==> flow/design.v <==
module solver (
    input clk,
    input reset,
    input insert,
    input advance,
    input [3:0] value,
    output [40:0] solution
);
(* mem2reg *)
reg [40:0] counts [9];
assign solution =
    counts[0] + counts[1] + counts[2]
    + counts[3] + counts[4] + counts[5]
    + counts[6] + counts[7] + counts[8];
always @(posedge clk) begin
    if (reset) begin
        for (integer i = 0; i < 9; i = i + 1) begin
            counts[i] <= 0;
        end
    end if (insert) begin
        counts[value] <= counts[value] + 1;
    end if (advance) begin
        for (integer i = 1; i < 7; i = i + 1) begin
            counts[i - 1] <= counts[i];
        end
        counts[6] <= counts[7] + counts[0];
        counts[7] <= counts[8];
        counts[8] <= counts[0];
    end
end
endmodule
Subject: tool reports on solver

Hi,

From RTL to reports: solver

Module solver before and after one edit of its RTL, step after step.
"before" refers to lines of the RTL above, "after" to lines of the edited file.
"difference" is "after" less "before", of the values as shown; "relative change" is that difference over "before", in percent.
Library cell names are shortened.
A cell with n/a has no value.

Design top: solver
Clock port: clk
Standard-cell library: sky130hd
Corner: tt_025C_1v80

Edit of the RTL

The edit as a unified diff against the file above.
The edited RTL no longer does the same as the RTL above: the edit was made by script, with no optimisation intended.

```diff
@@ -8,5 +8,5 @@
 );
 (* mem2reg *)
-reg [40:0] counts [9];
+reg [39:0] counts [9];
 assign solution =
     counts[0] + counts[1] + counts[2]
```

Word-level counts

Yosys after proc, flatten, opt, wreduce and memory -nomap, before mapping. Enables and synchronous resets that opt folds into registers are not counted as muxes. Print and check cells are not counted. Equal cells are merged and count once.

Word-level totals:

| element                         | before | after | difference | relative change (%) |
| output and inout bits           | 41     | 41    | 0          | 0.00 |
| bits of input ports             | 8      | 8     | 0          | 0.00 |
| word width x clocked read ports | 0      | 0     | 0          | n/a |
| bits in writable memories       | 0      | 0     | 0          | n/a |
| ROM bits                        | 0      | 0     | 0          | n/a |
| memories                        | 0      | 0     | 0          | n/a |
| flip-flop bits (word level)     | 369    | 360   | -9         | -2.44 |
| elaborated cells                | 66     | 66    | 0          | 0.00 |
| latch bits                      | 0      | 0     | 0          | n/a |

Operators by class:

| element                          | before | after | difference | relative change (%) |
| div/mod/pow operators            | 0      | 0     | 0          | n/a |
| shift operators                  | 0      | 0     | 0          | n/a |
| $mul                             | 0      | 0     | 0          | n/a |
| reductions and logical operators | 1      | 1     | 0          | 0.00 |
| bitwise logic cells              | 0      | 0     | 0          | n/a |
| add/sub/neg operators            | 10     | 10    | 0          | 0.00 |
| multiplexer cells                | 38     | 38    | 0          | 0.00 |
| equality and inequality tests    | 8      | 8     | 0          | 0.00 |
| order comparisons                | 0      | 0     | 0          | n/a |

Operators by type and width:

| cell                                           | before | after | difference | relative change (%) |
| two-way mux 41 bit                             | 37     | 0     | -37        | -100.00 |
| two-way mux 40 bit                             | 0      | 37    | +37        | n/a |
| adder 41 bit                                   | 9      | 0     | -9         | -100.00 |
| adder 41 x 40 -> 41 bit                        | 0      | 7     | +7         | n/a |
| adder 41 x 1 -> 41 bit (second input constant) | 1      | 0     | -1         | -100.00 |
| parallel mux 41 bit (select 9 bit)             | 1      | 0     | -1         | -100.00 |
| adder 40 x 1 -> 40 bit (second input constant) | 0      | 1     | +1         | n/a |
| adder 40 bit                                   | 0      | 1     | +1         | n/a |
| adder 40 x 40 -> 41 bit                        | 0      | 1     | +1         | n/a |
| parallel mux 40 bit (select 9 bit)             | 0      | 1     | +1         | n/a |

Operator kinds equal on both sides are left out: 5.

Logic depth

Yosys ltp: most cells in a row. Word level: on the elaborated netlist, between registers, memories and ports. Mapped: between sequential cells and ports; inverters and the memories' decode and read muxes count.

Logic depth:

| element               | before | after | difference | relative change (%) |
| word-level depth      | 8      | 8     | 0          | 0.00 |
| ABC_AREA              | 0      | 0     | n/a        | n/a |
| depth in mapped cells | 20     | 20    | 0          | 0.00 |

Netlist

The flow's flattened synthesis, as Yosys stat reports it; memories are mapped. The netlist is that of the ABC_AREA named above (0 if unset); the other value can give another one.

Cell types:

| cell type | before | after | difference | relative change (%) |
| a21oi_1   | 261    | 364   | +103       | +39.46 |
| nand2_1   | 267    | 349   | +82        | +30.71 |
| and3_1    | 104    | 185   | +81        | +77.88 |
| nand3_1   | 73     | 28    | -45        | -61.64 |
| a22oi_1   | 114    | 71    | -43        | -37.72 |
| a2bb2oi_1 | 39     | 1     | -38        | -97.44 |
| o21ai_0   | 221    | 256   | +35        | +15.84 |
| a211oi_1  | 78     | 105   | +27        | +34.62 |
| a221o_1   | 32     | 5     | -27        | -84.38 |
| nor2_1    | 126    | 152   | +26        | +20.63 |
| clkbuf_1  | 180    | 204   | +24        | +13.33 |
| inv_1     | 380    | 402   | +22        | +5.79 |
| o211ai_1  | 24     | 5     | -19        | -79.17 |
| xnor2_1   | 64     | 50    | -14        | -21.88 |
| nor3_1    | 90     | 103   | +13        | +14.44 |
| a32oi_1   | 22     | 10    | -12        | -54.55 |
| o21a_1    | 18     | 7     | -11        | -61.11 |
| a21o_1    | 37     | 47    | +10        | +27.03 |

Cell types equal on both sides are left out: 10.
Not every row of either side is listed.

Synthesis totals:

| element                        | before  | after   | difference | relative change (%) |
| mapped area (sq um)            | 30037.6 | 29912.4 | -125.2     | -0.42 |
| buffers                        | 241     | 249     | +8         | +3.32 |
| standard cells after synthesis | 3480    | 3648    | +168       | +4.83 |
| mapped flip-flops              | 369     | 360     | -9         | -2.44 |

Timing after synthesis

OpenSTA on the mapped netlist: ideal clock, no wires. The path of least setup slack (recovery checks aside). Input and output delay are each 20% of the period. Register names are those of the netlist, which keeps one name where synthesis merged equal registers.

Timing path after synthesis:

| element                             | before                   | after                    | difference | relative change (%) |
| path type                           | register to output       | register to output       | n/a        | n/a |
| from                                | register counts[0][2]    | register counts[0][2]    | n/a        | n/a |
| to                                  | output port solution[40] | output port solution[40] | n/a        | n/a |
| delay of the path (ps)              | 5359                     | 5311                     | -48        | -0.90 |
| data required time (ps)             | 7200                     | 7200                     | 0          | 0.00 |
| clock period (ps)                   | 9000                     | 9000                     | 0          | 0.00 |
| launch time at the first pin (ps)   | 0                        | 0                        | 0          | n/a |
| stages on the path                  | 21                       | 21                       | 0          | 0.00 |
| path slack (ps)                     | 1841                     | 1889                     | +48        | n/a |
| arrival time (ps)                   | 5359                     | 5311                     | -48        | -0.90 |
| period reached after synthesis (ps) | 7159                     | 7111                     | -48        | -0.67 |

"delay of the path" = arrival - input delay + setup time.
At an output port there is no setup time.
"stages on the path" counts driving pins, that of a launching flip-flop among them; a cell with two outputs on the path counts twice.
"period reached after synthesis" = period - worst setup slack (recovery checks aside). The figure is calculated, with input and output delays left at 20% of the set period.
Between the ends stands the longest chain of elaborated cells between them, by number of cells; it is not shown to be the way that was timed. Of several equally long chains one is given.
Each line given opens the expression or statement behind the cell; cells for indexed reads and writes are added by Yosys, which also makes memories of some case tables.
A register here has more assigning lines than the two given.

On the way, after synthesis, before:
Path through: dfxtp_1 > inv_1 > fa_1 > inv_1 > fa_1 > fa_1 > inv_1 > fa_1 > inv_1 > ha_1 > fa_1 > a211oi_1 > o21bai_1 > nor2_1 > o41ai_1 > a31oi_1 > o41ai_1 > a211o_1 > a31o_2 > a31oi_1 > xnor2_1
Length of the longest elaborated chain: 8

Ends and longest elaborated chain, after synthesis, before:

| element            | line | RTL |
| start: declaration | 10   | `reg [40:0] counts [9];` |
| start: assignment  | 21   | `counts[value] <= counts[value] + 1;` |
| start: assignment  | 24   | `counts[i - 1] <= counts[i];` |
| adder 41 bit x8    | 12   | `counts[0] + counts[1] + counts[2]` |
| end: declaration   | 7    | `output [40:0] solution` |

On the way, after synthesis, after:
Path through: dfxtp_1 > inv_1 > fa_1 > inv_1 > fa_1 > fa_1 > inv_1 > fa_1 > inv_1 > ha_1 > fa_1 > a21o_1 > a21oi_1 > o21bai_1 > a211oi_1 > o211a_1 > or2_2 > o21ai_0 > a41oi_1 > mux2i_1 > a2111oi_0
Length of the longest elaborated chain: 8

Ends and longest elaborated chain, after synthesis, after:

| element                    | line | RTL |
| start: declaration         | 10   | `reg [39:0] counts [9];` |
| start: assignment          | 21   | `counts[value] <= counts[value] + 1;` |
| start: assignment          | 24   | `counts[i - 1] <= counts[i];` |
| adder 40 x 40 -> 41 bit    | 12   | `counts[0] + counts[1] + counts[2]` |
| adder 41 x 40 -> 41 bit x7 | 12   |  |
| end: declaration           | 7    | `output [40:0] solution` |

Timing after layout

Path of least setup slack in the final report of the runs of pair 1 (OpenROAD, finished layout, wires in). Where an end is a register, its clock arrival counts in the times.
The path's times are printed in steps of 10 ps; the period is the one set.

Timing path post-layout:

| element                           | before                   | after                    | difference | relative change (%) |
| path type                         | register to output       | register to output       | n/a        | n/a |
| from                              | register counts[0][19]   | register counts[0][3]    | n/a        | n/a |
| to                                | output port solution[40] | output port solution[39] | n/a        | n/a |
| path slack (ps)                   | 180                      | 290                      | +110       | n/a |
| data required time (ps)           | 6990                     | 6990                     | 0          | 0.00 |
| launch time at the first pin (ps) | 600                      | 590                      | -10        | -1.67 |
| arrival time (ps)                 | 6810                     | 6700                     | -110       | -1.62 |
| clock period (ps)                 | 8740                     | 8740                     | 0          | 0.00 |
| stages on the path                | 21                       | 22                       | +1         | +4.76 |

Between the ends stands the longest chain of elaborated cells between them, by number of cells; it is not shown to be the way that was timed. Of several equally long chains one is given.
A register here has more assigning lines than the two given.

On the way, post-layout, before:
Path through: dfxtp_1 > inv_1 > fa_1 > inv_1 > fa_1 > fa_1 > inv_1 > fa_1 > inv_1 > ha_1 > a21oi_1 > o21ai_0 > a221o_1 > a31oi_4 > o41ai_2 > buf_4 > a211o_1 > a31o_2 > a31oi_1 > xnor2_1 > clkdlybuf4s50_1
Length of the longest elaborated chain: 8

Ends and longest elaborated chain, post-layout, before:

| element            | line | RTL |
| start: declaration | 10   | `reg [40:0] counts [9];` |
| start: assignment  | 21   | `counts[value] <= counts[value] + 1;` |
| start: assignment  | 24   | `counts[i - 1] <= counts[i];` |
| adder 41 bit x8    | 12   | `counts[0] + counts[1] + counts[2]` |
| end: declaration   | 7    | `output [40:0] solution` |

On the way, post-layout, after:
Path through: dfxtp_1 > inv_1 > fa_1 > inv_1 > fa_1 > fa_1 > inv_1 > fa_1 > inv_1 > ha_1 > a21o_1 > a21oi_4 > nor4_1 > o31ai_2 > o31ai_1 > buf_4 > a21bo_2 > a211o_1 > and2_1 > a221oi_1 > xnor2_1 > clkdlybuf4s50_1
Length of the longest elaborated chain: 8

Ends and longest elaborated chain, post-layout, after:

| element                    | line | RTL |
| start: declaration         | 10   | `reg [39:0] counts [9];` |
| start: assignment          | 21   | `counts[value] <= counts[value] + 1;` |
| start: assignment          | 24   | `counts[i - 1] <= counts[i];` |
| adder 40 x 40 -> 41 bit    | 12   | `counts[0] + counts[1] + counts[2]` |
| adder 41 x 40 -> 41 bit x7 | 12   |  |
| end: declaration           | 7    | `output [40:0] solution` |

Flow runs

Runs of the flow (Yosys, OpenROAD) on both versions; the two runs of a pair have the same settings. The constraints put input and output delay at 20% of the set period each and load the outputs with 0.01 pF.

Settings, pair 1:
CORE_UTILIZATION: 40
period_ns: 8.74
CAP_MARGIN: 20
CORE_MARGIN: 2
SLEW_MARGIN: 20

Final reports, pair 1:

| element                                 | before   | after    | difference | relative change (%) |
| worst setup slack after layout (ps)     | 185      | 288      | +103       | n/a |
| post-layout utilization (%)             | 44.2     | 44.2     | 0.0        | n/a |
| clock period achieved (ps)              | 8555     | 8452     | -103       | -1.20 |
| die footprint (sq um)                   | 77300.7  | 76984.1  | -316.6     | -0.41 |
| std-cell area (final layout) (sq um)    | 32919.1  | 32777.7  | -141.4     | -0.43 |
| power consumption (W)                   | 0.014631 | 0.013655 | -0.000976  | -6.67 |
| area of the synthesized netlist (sq um) | 30037.6  | 29912.4  | -125.2     | -0.42 |
| total negative setup slack (ps)         | 0        | 0        | 0          | n/a |
| worst-case hold slack (ps)              | 495      | 487      | -8         | n/a |

Settings, pair 2:
ABC_AREA: 1
CAP_MARGIN: 5
CELL_PAD_IN_SITES_DETAIL_PLACEMENT: 1
CORE_ASPECT_RATIO: 0.64
CORE_MARGIN: 3
CORE_UTILIZATION: 37
CTS_CLUSTER_SIZE: 15
MAX_ROUTING_LAYER: met4
MIN_ROUTING_LAYER: met1
PLACE_DENSITY_LB_ADDON: 0.19
TNS_END_PERCENT: 10
period_ns: 13.1
SLEW_MARGIN: 20

Final reports, pair 2:

| element                                 | before   | after    | difference | relative change (%) |
| worst setup slack after layout (ps)     | 3822     | 3819     | -3         | n/a |
| post-layout utilization (%)             | 41.0     | 41.1     | +0.1       | n/a |
| clock period achieved (ps)              | 9278     | 9281     | +3         | +0.03 |
| die footprint (sq um)                   | 92208.9  | 90313.8  | -1895.1    | -2.06 |
| std-cell area (final layout) (sq um)    | 35584.1  | 34959.8  | -624.3     | -1.75 |
| power consumption (W)                   | 0.004799 | 0.004829 | +0.000030  | +0.63 |
| area of the synthesized netlist (sq um) | 32750.2  | 32063.3  | -686.9     | -2.10 |
| total negative setup slack (ps)         | 0        | 0        | 0          | n/a |
| worst-case hold slack (ps)              | 458      | 458      | 0          | n/a |

"clock period achieved" is the run's clock period less its worst setup slack. It is reckoned from that one timing run; input and output delays stay at 20% of the period that was set.
"power consumption" is the tool's figure for a default switching activity; nothing was simulated.

Regards
